==> flow/design.v <==
module control_unit(
    input wire [7:0] instr,          
    input wire [2:0] state,          
    input wire zf,                   
    input wire reset,                
    output reg [2:0] next_state,     
    output reg pc_we,                
    output reg pc_sel,               
    output reg pc_jmp_sel,           
    output reg [3:0] pc_offset,      
    output reg addr_sel,             
    output reg [3:0] addr_offset,    
    output reg mem_sel,              
    output reg mem_we,               
    output reg [2:0] alu_opcode,     
    output reg alu_sel_a,            
    output reg alu_sel_b,            
    output reg alu_we,               
    output reg zf_we,                
    output reg ir_we,                
    output reg a_sel,                
    output reg a_we,                 
    output reg b_sel,                
    output reg b_we,                 
    output reg halt                  
);
    localparam ADD    = 3'b000;
    localparam AND    = 3'b001;
    localparam NOT    = 3'b010;
    localparam LOAD   = 3'b011;
    localparam STORE  = 3'b100;
    localparam JUMP   = 3'b101;
    localparam JUMPz  = 3'b110;
    localparam HALT   = 3'b111;
    localparam FETCH      = 3'b000; 
    localparam DECODE     = 3'b001;
    localparam EXECUTE    = 3'b010;
    localparam MEMORY     = 3'b011;
    localparam WRITEBACK  = 3'b100;
    localparam HALT_STATE = 3'b101;
    localparam IDLE       = 3'b110;
    always @(*) begin
        pc_we = 0;               
        pc_sel = 0;              
        pc_jmp_sel = 0;          
        pc_offset = 4'b0000;     
        addr_sel = 0;            
        addr_offset = 4'b0000;   
        mem_sel = 0;             
        mem_we = 0;              
        alu_opcode = 3'b000;     
        alu_sel_a = 0;           
        alu_sel_b = 0;           
        alu_we = 0;              
        zf_we = 0;               
        ir_we = 0;               
        a_sel = 0;               
        a_we = 0;                
        b_sel = 0;               
        b_we = 0;                
        halt = 0;                
        next_state = FETCH;      
        if (reset) begin
            next_state = FETCH;      
        end
        else begin
            case (state)
                FETCH: begin                     
                    next_state = DECODE;         
                    pc_we = 1;                   
                    ir_we = 1;                   
                end
                DECODE: begin    
                    case (instr[7:5])       
                        ADD, AND, NOT, JUMP, JUMPz: begin
                            next_state = EXECUTE;       
                        end
                        LOAD, STORE: begin
                            next_state = MEMORY;
                        end
                        HALT: begin
                            next_state = HALT_STATE;
                        end
                    endcase
                end
                EXECUTE: begin                           
                    case (instr[7:5])
                        ADD, AND: begin
                            alu_opcode = instr[7:5];     
                            alu_sel_a = instr[3];        
                            alu_sel_b = instr[2];        
                            alu_we = 1;                  
                            zf_we = 1;                   
                            next_state = WRITEBACK;
                        end
                        NOT: begin
                            alu_opcode = instr[7:5];     
                            alu_sel_a = instr[3];        
                            alu_we = 1;                  
                            zf_we = 1;                   
                            next_state = WRITEBACK;
                        end
                        JUMP: begin
                            pc_jmp_sel = instr[4];       
                            pc_offset = instr[3:0];      
                            pc_sel = 1;                  
                            pc_we = 1;                   
                            next_state = IDLE;
                        end
                        JUMPz: begin
                            if (zf == 1) begin
                                pc_jmp_sel = instr[4];   
                                pc_offset = instr[3:0];  
                                pc_sel = 1;              
                                pc_we = 1;               
                            end
                            next_state = IDLE;
                        end
                    endcase
                end
                MEMORY: begin                                    
                    case (instr[7:5])
                        LOAD: begin
                            addr_offset = instr[3:0];    
                            addr_sel = 1;                
                            next_state = WRITEBACK;
                        end
                        STORE: begin
                            addr_offset = instr[3:0];    
                            addr_sel = 1;                
                            mem_sel = instr[4];          
                            mem_we = 1;                  
                            next_state = IDLE;
                        end
                    endcase
                end
                WRITEBACK: begin                         
                    case (instr[7:5])
                        ADD, AND, NOT: begin
                            if (instr[4] == 0) begin
                                a_sel = 1;               
                                a_we = 1;                
                            end else begin
                                b_sel = 1;               
                                b_we = 1;                
                            end
                            next_state = FETCH;
                        end
                        LOAD: begin
                            if (instr[4] == 0) begin
                                a_we = 1;            
                            end else begin
                                b_we = 1;            
                            end
                            next_state = FETCH;
                        end
                    endcase
                end 
                HALT_STATE: begin
                    halt = 1;
                    next_state = HALT_STATE;
                end
                IDLE: begin
                    next_state = FETCH;
                end
            endcase
        end
    end
endmodule
module alu(
    input wire [2:0] opcode,         
    input wire [7:0] a,              
    input wire [7:0] b,              
    output reg [7:0] y,              
    output reg zf                    
);
    localparam ADD = 3'b000;         
    localparam AND = 3'b001;         
    localparam NOT = 3'b010;         
always @(*) begin
    zf = 0;
    case (opcode)
        ADD: begin             
            y = a + b;
        end
        AND: begin              
            y = a & b;
        end
        NOT: begin              
            y = ~a;
        end
        default: begin               
            y = 8'b00000000;
        end
    endcase
    if (y == 8'b00000000) begin
        zf = 1;
    end
end
endmodule
module register #(
    parameter WIDTH = 8
)(
    input wire clk,                  
    input wire rst,                  
    input wire we,                   
    input wire [WIDTH-1:0] d,        
    output reg [WIDTH-1:0] q         
);
    always @(posedge clk) begin      
        if (rst) begin
            q <= {WIDTH{1'b0}};      
        end else if (we) begin
            q <= d;                  
        end
    end
endmodule
module mux_2to1 (
    input wire [7:0] in0,    
    input wire [7:0] in1,    
    input wire sel,          
    output wire [7:0] out    
);
    assign out = sel ? in1 : in0;
endmodule
module adder(
    input wire [7:0] a,
    input wire [7:0] b,
    output wire [7:0] sum
);
    assign sum = a + b;
endmodule
module zext(
    input wire [3:0] in,
    output wire [7:0] out
);
assign out = {4'b0000, in};
endmodule
module cpu_8b(
    input wire clk,
    input wire rst,
    output wire halt,
    output wire mem_we,
    output wire [7:0] mem_addr,
    output wire [7:0] mem_wdata,
    input wire [7:0] mem_rdata
);
    wire [7:0] mem_d_i;
    wire [7:0] mem_d_o;
    assign mem_wdata = mem_d_i;
    assign mem_d_o = mem_rdata;
    wire [2:0] alu_opcode;
    wire [7:0] alu_a;
    wire [7:0] alu_b;
    wire a_we;
    wire [7:0] a_reg_i;
    wire [7:0] a_reg_o;
    wire b_we;
    wire [7:0] b_reg_i;
    wire [7:0] b_reg_o;
    wire alu_we;
    wire [7:0] alu_res_next;
    wire [7:0] alu_res;
    wire zf_we;
    wire zf_next;
    wire zf;
    wire ir_we;
    wire [7:0] instr;
    wire [2:0] next_state;
    wire [2:0] state;
    wire pc_we;
    wire [7:0] pc_next;
    wire [7:0] pc;
    wire alu_sel_a;
    wire alu_sel_b;
    wire a_sel;
    wire b_sel;
    wire mem_sel;
    wire [7:0] offset_addr;
    wire addr_sel;
    wire [7:0] addr_offset_zext;
    wire [3:0] addr_offset;
    wire [3:0] pc_offset;
    wire [7:0] pc_offset_zext;
    wire [7:0] inc_pc;
    wire [7:0] new_pc;
    wire pc_sel;
    wire [7:0] jmp_reg_val;
    wire pc_jmp_sel;
    control_unit cpu_control(
        .instr(instr),
        .state(state),
        .zf(zf),
        .reset(rst),
        .next_state(next_state),
        .pc_we(pc_we),
        .pc_sel(pc_sel),
        .pc_jmp_sel(pc_jmp_sel),
        .pc_offset(pc_offset),
        .addr_sel(addr_sel),
        .addr_offset(addr_offset),
        .mem_sel(mem_sel),
        .mem_we(mem_we),
        .alu_opcode(alu_opcode),
        .alu_sel_a(alu_sel_a),
        .alu_sel_b(alu_sel_b),
        .alu_we(alu_we),
        .zf_we(zf_we),
        .ir_we(ir_we),
        .a_sel(a_sel),
        .a_we(a_we),
        .b_sel(b_sel),
        .b_we(b_we),
        .halt(halt)
    );
    alu alu_unit(
        .opcode(alu_opcode),
        .a(alu_a),
        .b(alu_b),
        .y(alu_res_next),
        .zf(zf_next)
    );
    register #(.WIDTH(8)) a_register(
        .clk(clk),
        .rst(rst),
        .we(a_we),
        .d(a_reg_i),
        .q(a_reg_o)
    );
    register #(.WIDTH(8)) b_register(
        .clk(clk),
        .rst(rst),
        .we(b_we),
        .d(b_reg_i),
        .q(b_reg_o)
    );
    register #(.WIDTH(8)) alu_register(
        .clk(clk),
        .rst(rst),
        .we(alu_we),
        .d(alu_res_next),
        .q(alu_res)
    );
    register #(.WIDTH(1)) zf_register(
        .clk(clk),
        .rst(rst),
        .we(zf_we),
        .d(zf_next),
        .q(zf)
    );
    register #(.WIDTH(8)) instruction_register(
        .clk(clk),
        .rst(rst),
        .we(ir_we),
        .d(mem_d_o),
        .q(instr)
    );
    register #(.WIDTH(3)) state_register(
        .clk(clk),
        .rst(rst),
        .we(1'b1),
        .d(next_state),
        .q(state)
    );
    register #(.WIDTH(8)) program_counter(
        .clk(clk),
        .rst(rst),
        .we(pc_we),
        .d(pc_next),
        .q(pc)
    );
    mux_2to1 alu_a_mux(
        .in0(a_reg_o),
        .in1(b_reg_o),
        .sel(alu_sel_a),
        .out(alu_a)
    );
    mux_2to1 alu_b_mux(
        .in0(a_reg_o),
        .in1(b_reg_o),
        .sel(alu_sel_b),
        .out(alu_b)
    );
    mux_2to1 a_register_mux(
        .in0(mem_d_o),
        .in1(alu_res),
        .sel(a_sel),
        .out(a_reg_i)
    );
    mux_2to1 b_register_mux(
        .in0(mem_d_o),
        .in1(alu_res),
        .sel(b_sel),
        .out(b_reg_i)
    );
    mux_2to1 mem_data_mux(
        .in0(a_reg_o),
        .in1(b_reg_o),
        .sel(mem_sel),
        .out(mem_d_i)
    );
    mux_2to1 mem_addr_mux(
        .in0(pc),
        .in1(offset_addr),
        .sel(addr_sel),
        .out(mem_addr)
    );
    adder addr_adder(
        .a(addr_offset_zext),
        .b(pc),
        .sum(offset_addr)
    );
    zext addr_zext(
        .in(addr_offset),
        .out(addr_offset_zext)
    );
    zext pc_zext(
        .in(pc_offset),
        .out(pc_offset_zext)
    );
    mux_2to1 pc_mux(
        .in0(inc_pc),
        .in1(new_pc),
        .sel(pc_sel),
        .out(pc_next)
    );
    adder inc_pc_adder(
        .a(pc),
        .b(8'b00000001),
        .sum(inc_pc)
    );
    adder new_pc_adder(
        .a(pc_offset_zext),
        .b(jmp_reg_val),
        .sum(new_pc)
    );
    mux_2to1 jump_mux(
        .in0(a_reg_o),
        .in1(b_reg_o),
        .sel(pc_jmp_sel),
        .out(jmp_reg_val)
    );
endmodule
Hand-over note for cpu_8b

Tool chain data of cpu_8b
Tool output for the design above before and after an edit, in the order of the flow.
"orig" refers to lines of the RTL above, "edited" to lines of the edited file.
"diff": "edited" minus "orig" as printed here. "rel_change_pct": 100 x difference / "orig".
Operators carry their Yosys type and port widths (W data, S select, Z words).
{"block": "setup", "design": "cpu_8b", "clock": "clk", "cell_library": "sky130hd", "corner": "tt_025C_1v80"}

The edit
The edit as a unified diff against the file above.
The edit is scripted: it alters the design's behaviour and was not made to optimise anything.
begin of diff
@@ -209,7 +209,5 @@
 );
     always @(posedge clk) begin      
-        if (rst) begin
-            q <= {WIDTH{1'b0}};      
-        end else if (we) begin
+        if (we) begin
             q <= d;                  
         end
end of diff

Word level
Counts by Yosys on the flattened word-level netlist (proc, flatten, opt, wreduce; memories kept). Print and check cells are left out. Cells with the same type and inputs are merged into one.
Yosys's memory passes give these memory sizes; they may raise the number of words (mostly to a power of two), join words into wider ones and drop unused or constant bits.
{"block": "word_totals", "item": "ff_bits", "orig": 44, "edited": 44, "diff": 0, "rel_change_pct": 0.00}
{"block": "word_totals", "item": "mem_bits_ro", "orig": 24, "edited": 24, "diff": 0, "rel_change_pct": 0.00}
{"block": "word_totals", "item": "clocked_rd_ports_x_width", "orig": 3, "edited": 3, "diff": 0, "rel_change_pct": 0.00}
{"block": "word_totals", "item": "n_memories", "orig": 1, "edited": 1, "diff": 0, "rel_change_pct": 0.00}
{"block": "word_totals", "item": "output_inout_bits", "orig": 18, "edited": 18, "diff": 0, "rel_change_pct": 0.00}
{"block": "memory_table", "item": "memory_list", "orig": "8 x 3 bit 1R0W", "edited": "8 x 3 bit 1R0W"}
{"block": "classes", "item": "addsub", "orig": 4, "edited": 4, "diff": 0, "rel_change_pct": 0.00}
{"block": "classes", "item": "eq_ne", "orig": 13, "edited": 13, "diff": 0, "rel_change_pct": 0.00}
{"block": "classes", "item": "mux", "orig": 71, "edited": 70, "diff": -1, "rel_change_pct": -1.41}
{"block": "classes", "item": "n_logic", "orig": 2, "edited": 2, "diff": 0, "rel_change_pct": 0.00}
{"block": "classes", "item": "reduce_and_logical", "orig": 9, "edited": 9, "diff": 0, "rel_change_pct": 0.00}
{"block": "ops", "op": "$mux W3", "orig": 5, "edited": 4, "diff": -1, "rel_change_pct": -20.00}
Unchanged operator kinds not shown: 21.

Depth
Depth = most cells in a row (Yosys ltp): at word level without a register or memory, in the mapped netlist without a sequential cell, where the memories' decode and read muxes count.
{"block": "logic_depth", "item": "depth_word", "orig": 10, "edited": 10, "diff": 0, "rel_change_pct": 0.00}
{"block": "logic_depth", "item": "abc_area", "orig": "0", "edited": "0"}
{"block": "logic_depth", "item": "mapped_depth", "orig": 16, "edited": 15, "diff": -1, "rel_change_pct": -6.25}
{"block": "logic_depth", "item": "ltp_nobuf", "orig": 14, "edited": 14, "diff": 0, "rel_change_pct": 0.00}

Mapped cells and area
Yosys stat after the flow's synthesis: flattened, memories mapped to cells. It holds for the ABC_AREA given above (unset counts as 0); a run with the other value may have another netlist.
{"block": "by_type", "type": "sky130_fd_sc_hd__nor2_1", "orig": 61, "edited": 17, "diff": -44, "rel_change_pct": -72.13}
{"block": "by_type", "type": "sky130_fd_sc_hd__dfxtp_1", "orig": 47, "edited": 6, "diff": -41, "rel_change_pct": -87.23}
{"block": "by_type", "type": "sky130_fd_sc_hd__edfxtp_1", "orig": 0, "edited": 41, "diff": 41}
{"block": "by_type", "type": "sky130_fd_sc_hd__nand2_1", "orig": 55, "edited": 23, "diff": -32, "rel_change_pct": -58.18}
{"block": "by_type", "type": "sky130_fd_sc_hd__mux2_2", "orig": 24, "edited": 48, "diff": 24, "rel_change_pct": 100.00}
{"block": "by_type", "type": "sky130_fd_sc_hd__a211oi_1", "orig": 22, "edited": 0, "diff": -22, "rel_change_pct": -100.00}
{"block": "by_type", "type": "sky130_fd_sc_hd__a21oi_1", "orig": 27, "edited": 11, "diff": -16, "rel_change_pct": -59.26}
{"block": "by_type", "type": "sky130_fd_sc_hd__o21ai_0", "orig": 20, "edited": 14, "diff": -6, "rel_change_pct": -30.00}
{"block": "by_type", "type": "sky130_fd_sc_hd__nand3_1", "orig": 14, "edited": 8, "diff": -6, "rel_change_pct": -42.86}
{"block": "by_type", "type": "sky130_fd_sc_hd__clkbuf_1", "orig": 13, "edited": 7, "diff": -6, "rel_change_pct": -46.15}
{"block": "by_type", "type": "sky130_fd_sc_hd__xnor2_1", "orig": 12, "edited": 16, "diff": 4, "rel_change_pct": 33.33}
{"block": "by_type", "type": "sky130_fd_sc_hd__mux2i_1", "orig": 19, "edited": 16, "diff": -3, "rel_change_pct": -15.79}
{"block": "by_type", "type": "sky130_fd_sc_hd__nand2b_1", "orig": 5, "edited": 2, "diff": -3, "rel_change_pct": -60.00}
{"block": "by_type", "type": "sky130_fd_sc_hd__or3_1", "orig": 4, "edited": 1, "diff": -3, "rel_change_pct": -75.00}
{"block": "by_type", "type": "sky130_fd_sc_hd__and3_1", "orig": 2, "edited": 5, "diff": 3, "rel_change_pct": 150.00}
{"block": "by_type", "type": "sky130_fd_sc_hd__a22oi_1", "orig": 1, "edited": 4, "diff": 3, "rel_change_pct": 300.00}
{"block": "by_type", "type": "sky130_fd_sc_hd__o211ai_1", "orig": 0, "edited": 3, "diff": 3}
{"block": "by_type", "type": "sky130_fd_sc_hd__nor2b_1", "orig": 10, "edited": 8, "diff": -2, "rel_change_pct": -20.00}
Unchanged cell types not shown: 12.
Not every row of either side is listed.
{"block": "synth_totals", "item": "mapped_cells", "orig": 462, "edited": 343, "diff": -119, "rel_change_pct": -25.76}
{"block": "synth_totals", "item": "yosys_area_um2", "orig": 3653.5, "edited": 3593.4, "diff": -60.1, "rel_change_pct": -1.64}
{"block": "synth_totals", "item": "seq_area_um2", "orig": 940.9, "edited": 1351.3, "diff": 410.4, "rel_change_pct": 43.62}
{"block": "synth_totals", "item": "ff_cells", "orig": 47, "edited": 47, "diff": 0, "rel_change_pct": 0.00}
The figures by module come from a second, unflattened synthesis with its own total; it is not the netlist above.
{"block": "unflattened", "item": "cells_unflattened", "orig": 505, "edited": 407, "diff": -98, "rel_change_pct": -19.41}
{"block": "unflattened", "item": "hier_area_um2", "orig": 4724.5, "edited": 4484.3, "diff": -240.2, "rel_change_pct": -5.08}
Rows give one instance, submodules left out.
{"block": "modules_orig", "mod": "register (WIDTH=8)", "instances": 5, "n_cells": 26, "mod_area_um2": 285.3, "mod_seq_area_um2": 160.2}
{"block": "modules_orig", "mod": "mux_2to1", "instances": 8, "n_cells": 9, "mod_area_um2": 131.4, "mod_seq_area_um2": 0.0}
{"block": "modules_orig", "mod": "adder", "instances": 3, "n_cells": 42, "mod_area_um2": 331.6, "mod_seq_area_um2": 0.0}
{"block": "modules_orig", "mod": "alu", "instances": 1, "n_cells": 77, "mod_area_um2": 559.3, "mod_seq_area_um2": 0.0}
{"block": "modules_orig", "mod": "control_unit", "instances": 1, "n_cells": 68, "mod_area_um2": 422.9, "mod_seq_area_um2": 0.0}
{"block": "modules_orig", "mod": "zext", "instances": 2, "n_cells": 9, "mod_area_um2": 63.8, "mod_seq_area_um2": 0.0}
{"block": "modules_orig", "mod": "register (WIDTH=3)", "instances": 1, "n_cells": 9, "mod_area_um2": 101.3, "mod_seq_area_um2": 60.1}
{"block": "modules_orig", "mod": "register (WIDTH=1)", "instances": 1, "n_cells": 3, "mod_area_um2": 33.8, "mod_seq_area_um2": 20.0}
{"block": "modules_orig", "mod": "cpu_8b", "instances": 1, "n_cells": 2, "mod_area_um2": 7.5, "mod_seq_area_um2": 0.0}
{"block": "modules_edited", "mod": "register (WIDTH=8)", "instances": 5, "n_cells": 8, "mod_area_um2": 240.2, "mod_seq_area_um2": 240.2}
{"block": "modules_edited", "mod": "mux_2to1", "instances": 8, "n_cells": 9, "mod_area_um2": 131.4, "mod_seq_area_um2": 0.0}
{"block": "modules_edited", "mod": "adder", "instances": 3, "n_cells": 42, "mod_area_um2": 331.6, "mod_seq_area_um2": 0.0}
{"block": "modules_edited", "mod": "alu", "instances": 1, "n_cells": 77, "mod_area_um2": 559.3, "mod_seq_area_um2": 0.0}
{"block": "modules_edited", "mod": "control_unit", "instances": 1, "n_cells": 68, "mod_area_um2": 422.9, "mod_seq_area_um2": 0.0}
{"block": "modules_edited", "mod": "zext", "instances": 2, "n_cells": 9, "mod_area_um2": 63.8, "mod_seq_area_um2": 0.0}
{"block": "modules_edited", "mod": "register (WIDTH=3)", "instances": 1, "n_cells": 3, "mod_area_um2": 90.1, "mod_seq_area_um2": 90.1}
{"block": "modules_edited", "mod": "register (WIDTH=1)", "instances": 1, "n_cells": 1, "mod_area_um2": 30.0, "mod_seq_area_um2": 30.0}
{"block": "modules_edited", "mod": "cpu_8b", "instances": 1, "n_cells": 2, "mod_area_um2": 7.5, "mod_seq_area_um2": 0.0}

Timing after synthesis
Source: OpenSTA report_checks on the synthesized netlist (no wires, ideal clock, input and output delay 20% of the period each), path of least setup slack; recovery checks are left aside. Register names are those of the netlist, which keeps one name where synthesis merged equal registers.
{"block": "synth_path", "item": "kind", "orig": "input to register", "edited": "input to register"}
{"block": "synth_path", "item": "from", "orig": "input rst", "edited": "input rst"}
{"block": "synth_path", "item": "to", "orig": "register zf_register.q", "edited": "register zf_register.q"}
{"block": "synth_path", "item": "tclk_ns", "orig": 5.0, "edited": 5.0, "diff": 0.0, "rel_change_pct": 0.00}
{"block": "synth_path", "item": "input_delay_ns", "orig": 1.000, "edited": 1.000, "diff": 0.000, "rel_change_pct": 0.00}
{"block": "synth_path", "item": "launch_ns", "orig": 1.000, "edited": 1.000, "diff": 0.000, "rel_change_pct": 0.00}
{"block": "synth_path", "item": "arrival_ns", "orig": 4.274, "edited": 4.811, "diff": 0.537, "rel_change_pct": 12.56}
{"block": "synth_path", "item": "setup_slack_ns", "orig": 0.641, "edited": 0.019, "diff": -0.622}
{"block": "synth_path", "item": "delay_ns", "orig": 3.358, "edited": 3.981, "diff": 0.623, "rel_change_pct": 18.55}
{"block": "synth_path", "item": "driving_pins", "orig": 15, "edited": 14, "diff": -1, "rel_change_pct": -6.67}
{"block": "synth_path", "item": "n_path_buf", "orig": 1, "edited": 0, "diff": -1, "rel_change_pct": -100.00}
{"block": "synth_path", "item": "period_less_setup_slack_ns", "orig": 4.359, "edited": 4.981, "diff": 0.622, "rel_change_pct": 14.27}
"delay_ns" = arrival - input delay + setup time.
"driving_pins" counts driving pins, that of a launching flip-flop among them; a cell with two outputs on the path counts twice.
"period_less_setup_slack_ns" = period - worst setup slack (recovery checks aside). The figure is calculated, with input and output delays left at 20% of the set period.
Between the ends stands the longest chain of elaborated cells between them, by number of cells; it is not shown to be the way that was timed. Of several equally long chains one is given.
A line is the first line of the expression or statement that the cell stems from. Yosys adds cells for indexed reads and writes and turns some case tables into memories.
{"block": "synth_via_orig", "cell_sequence": "sky130_fd_sc_hd__or3_1 -> sky130_fd_sc_hd__buf_4 -> sky130_fd_sc_hd__nor2_8 -> sky130_fd_sc_hd__nand3_1 -> sky130_fd_sc_hd__mux2_2 -> sky130_fd_sc_hd__ha_1 -> sky130_fd_sc_hd__inv_1 -> sky130_fd_sc_hd__fa_1 -> sky130_fd_sc_hd__nand2b_1 -> sky130_fd_sc_hd__a21o_1 -> sky130_fd_sc_hd__nand2_1 -> sky130_fd_sc_hd__o21ai_0 -> sky130_fd_sc_hd__or4b_1 -> sky130_fd_sc_hd__or4_1 -> sky130_fd_sc_hd__o31ai_2", "elab_chain_len": 6, "cells_between": 15, "cone_lines": 7, "classes_between": "add/sub: 1; eq/ne: 2; mux: 8; logic: 2; reduce/logical: 2"}
{"block": "synth_rtl_orig", "item": "start, declared", "line_no": 241, "text": "input wire rst,"}
{"block": "synth_rtl_orig", "item": "$mux W1", "line_no": 63, "text": "if (reset) begin"}
{"block": "synth_rtl_orig", "item": "$mux W8", "line_no": 224, "text": "assign out = sel ? in1 : in0;"}
{"block": "synth_rtl_orig", "item": "$add A8 B8 Y8", "line_no": 184, "text": "y = a + b;"}
{"block": "synth_rtl_orig", "item": "$pmux W8 S3", "line_no": 182, "text": "case (opcode)"}
{"block": "synth_rtl_orig", "item": "$logic_not A8 Y1", "line_no": 196, "text": "if (y == 8'b00000000) begin"}
{"block": "synth_rtl_orig", "item": "$mux W1", "line_no": 196}
{"block": "synth_rtl_orig", "item": "end, assigned", "line_no": 212, "text": "q <= {WIDTH{1'b0}};"}
{"block": "synth_rtl_orig", "item": "end, assigned", "line_no": 214, "text": "q <= d;"}
{"block": "synth_rtl_orig", "item": "end, declared", "line_no": 208, "text": "output reg [WIDTH-1:0] q"}
edited: Ways into the end's enable are left out, as the timed path ends at the data pin.
{"block": "synth_via_edited", "cell_sequence": "sky130_fd_sc_hd__nor4b_4 -> sky130_fd_sc_hd__or2b_1 -> sky130_fd_sc_hd__a21oi_1 -> sky130_fd_sc_hd__nand2_1 -> sky130_fd_sc_hd__mux2_2 -> sky130_fd_sc_hd__ha_1 -> sky130_fd_sc_hd__inv_1 -> sky130_fd_sc_hd__fa_1 -> sky130_fd_sc_hd__xor2_1 -> sky130_fd_sc_hd__a21oi_1 -> sky130_fd_sc_hd__a31o_2 -> sky130_fd_sc_hd__or3_1 -> sky130_fd_sc_hd__or4_1 -> sky130_fd_sc_hd__nor4_2", "elab_chain_len": 6, "cells_between": 14, "cone_lines": 7, "classes_between": "add/sub: 1; eq/ne: 2; mux: 7; logic: 2; reduce/logical: 2"}
{"block": "synth_rtl_edited", "item": "start, declared", "line_no": 239, "text": "input wire rst,"}
{"block": "synth_rtl_edited", "item": "$mux W1", "line_no": 63, "text": "if (reset) begin"}
{"block": "synth_rtl_edited", "item": "$mux W8", "line_no": 222, "text": "assign out = sel ? in1 : in0;"}
{"block": "synth_rtl_edited", "item": "$add A8 B8 Y8", "line_no": 184, "text": "y = a + b;"}
{"block": "synth_rtl_edited", "item": "$pmux W8 S3", "line_no": 182, "text": "case (opcode)"}
{"block": "synth_rtl_edited", "item": "$logic_not A8 Y1", "line_no": 196, "text": "if (y == 8'b00000000) begin"}
{"block": "synth_rtl_edited", "item": "$mux W1", "line_no": 196}
{"block": "synth_rtl_edited", "item": "end, assigned", "line_no": 212, "text": "q <= d;"}
{"block": "synth_rtl_edited", "item": "end, declared", "line_no": 208, "text": "output reg [WIDTH-1:0] q"}

Path in the finished layout
From the final timing report of each run of set A: the path of least setup slack in the routed layout; clock arrival at registers is part of the times.
{"block": "layout_path", "item": "kind", "orig": "input to output", "edited": "input to output"}
{"block": "layout_path", "item": "from", "orig": "input rst", "edited": "input rst"}
{"block": "layout_path", "item": "to", "orig": "output mem_addr[7]", "edited": "output mem_addr[5]"}
{"block": "layout_path", "item": "tclk_ns", "orig": 5.0, "edited": 5.0, "diff": 0.0, "rel_change_pct": 0.00}
{"block": "layout_path", "item": "input_delay_ns", "orig": 1.00, "edited": 1.00, "diff": 0.00, "rel_change_pct": 0.00}
{"block": "layout_path", "item": "out_delay_ns", "orig": 1.00, "edited": 1.00, "diff": 0.00, "rel_change_pct": 0.00}
{"block": "layout_path", "item": "launch_ns", "orig": 1.00, "edited": 1.00, "diff": 0.00, "rel_change_pct": 0.00}
{"block": "layout_path", "item": "arrival_ns", "orig": 3.76, "edited": 3.81, "diff": 0.05, "rel_change_pct": 1.33}
{"block": "layout_path", "item": "setup_slack_ns", "orig": 0.24, "edited": 0.19, "diff": -0.05}
{"block": "layout_path", "item": "driving_pins", "orig": 15, "edited": 14, "diff": -1, "rel_change_pct": -6.67}
{"block": "layout_path", "item": "n_path_buf", "orig": 3, "edited": 4, "diff": 1, "rel_change_pct": 33.33}
Between the ends stands the longest chain of elaborated cells between them, by number of cells; it is not shown to be the way that was timed. Of several equally long chains one is given.
{"block": "layout_via_orig", "cell_sequence": "sky130_fd_sc_hd__clkdlybuf4s50_1 -> sky130_fd_sc_hd__nor2_2 -> sky130_fd_sc_hd__nand2_1 -> sky130_fd_sc_hd__nor2b_1 -> sky130_fd_sc_hd__buf_4 -> sky130_fd_sc_hd__nand2_1 -> sky130_fd_sc_hd__inv_1 -> sky130_fd_sc_hd__ha_1 -> sky130_fd_sc_hd__a21o_1 -> sky130_fd_sc_hd__a21oi_1 -> sky130_fd_sc_hd__o21ai_0 -> sky130_fd_sc_hd__nand3_1 -> sky130_fd_sc_hd__nor2_1 -> sky130_fd_sc_hd__xor2_1 -> sky130_fd_sc_hd__clkdlybuf4s50_1", "elab_chain_len": 3, "cells_between": 4, "cone_lines": 3, "classes_between": "add/sub: 1; mux: 3"}
{"block": "layout_rtl_orig", "item": "start, declared", "line_no": 241, "text": "input wire rst,"}
{"block": "layout_rtl_orig", "item": "$mux W4", "line_no": 63, "text": "if (reset) begin"}
{"block": "layout_rtl_orig", "item": "$add A4 B8 Y8", "line_no": 231, "text": "assign sum = a + b;"}
{"block": "layout_rtl_orig", "item": "$mux W8", "line_no": 224, "text": "assign out = sel ? in1 : in0;"}
{"block": "layout_rtl_orig", "item": "end, declared", "line_no": 244, "text": "output wire [7:0] mem_addr,"}
{"block": "layout_via_edited", "cell_sequence": "sky130_fd_sc_hd__clkdlybuf4s50_1 -> sky130_fd_sc_hd__nand4b_1 -> sky130_fd_sc_hd__nor2_1 -> sky130_fd_sc_hd__buf_4 -> sky130_fd_sc_hd__nand2_1 -> sky130_fd_sc_hd__inv_1 -> sky130_fd_sc_hd__ha_1 -> sky130_fd_sc_hd__a21o_1 -> sky130_fd_sc_hd__a21oi_1 -> sky130_fd_sc_hd__nor2b_1 -> sky130_fd_sc_hd__o211ai_1 -> sky130_fd_sc_hd__buf_4 -> sky130_fd_sc_hd__xnor2_1 -> sky130_fd_sc_hd__clkdlybuf4s50_1", "elab_chain_len": 3, "cells_between": 4, "cone_lines": 3, "classes_between": "add/sub: 1; mux: 3"}
{"block": "layout_rtl_edited", "item": "start, declared", "line_no": 239, "text": "input wire rst,"}
{"block": "layout_rtl_edited", "item": "$mux W4", "line_no": 63, "text": "if (reset) begin"}
{"block": "layout_rtl_edited", "item": "$add A4 B8 Y8", "line_no": 229, "text": "assign sum = a + b;"}
{"block": "layout_rtl_edited", "item": "$mux W8", "line_no": 222, "text": "assign out = sel ? in1 : in0;"}
{"block": "layout_rtl_edited", "item": "end, declared", "line_no": 242, "text": "output wire [7:0] mem_addr,"}

Flow runs
Runs of the flow (Yosys, OpenROAD) on both versions; the two runs of a pair have the same settings. The constraints put input and output delay at 20% of the set period each and load the outputs with 0.01 pF.
{"block": "settings_set_A", "CORE_UTILIZATION": 40, "period_ns": 5.0, "CAP_MARGIN": 20, "CORE_MARGIN": 2, "SLEW_MARGIN": 20}
{"block": "results_set_A", "item": "synthArea_um2", "orig": 3653.5, "edited": 3593.4, "diff": -60.1, "rel_change_pct": -1.64}
{"block": "results_set_A", "item": "die_um2", "orig": 9914.2, "edited": 9757.5, "diff": -156.7, "rel_change_pct": -1.58}
{"block": "results_set_A", "item": "cell_area_final_um2", "orig": 4165.2, "edited": 4214.0, "diff": 48.8, "rel_change_pct": 1.17}
{"block": "results_set_A", "item": "utilization_pct", "orig": 47.3, "edited": 48.3, "diff": 1.0}
{"block": "results_set_A", "item": "timing.setup.ws_ns", "orig": 0.235, "edited": 0.191, "diff": -0.044}
{"block": "results_set_A", "item": "timing.setup.tns_ns", "orig": 0.000, "edited": 0.000, "diff": 0.000}
{"block": "results_set_A", "item": "fin_hold_ws_ns", "orig": 0.477, "edited": 0.447, "diff": -0.030}
{"block": "results_set_A", "item": "fin_power_w", "orig": 0.001051, "edited": 0.00119, "diff": 0.000139, "rel_change_pct": 13.23}
{"block": "results_set_A", "item": "clock_period_reached_ns", "orig": 4.765, "edited": 4.809, "diff": 0.044, "rel_change_pct": 0.92}
"clock_period_reached_ns" is the run's clock period less its worst setup slack. It is reckoned from that one timing run; input and output delays stay at 20% of the period that was set.
By "fin_power_w" is meant OpenSTA's value without simulated activity: inputs other than the clock are taken to toggle once in ten clock periods, and the tool carries that through the logic.

End of note.
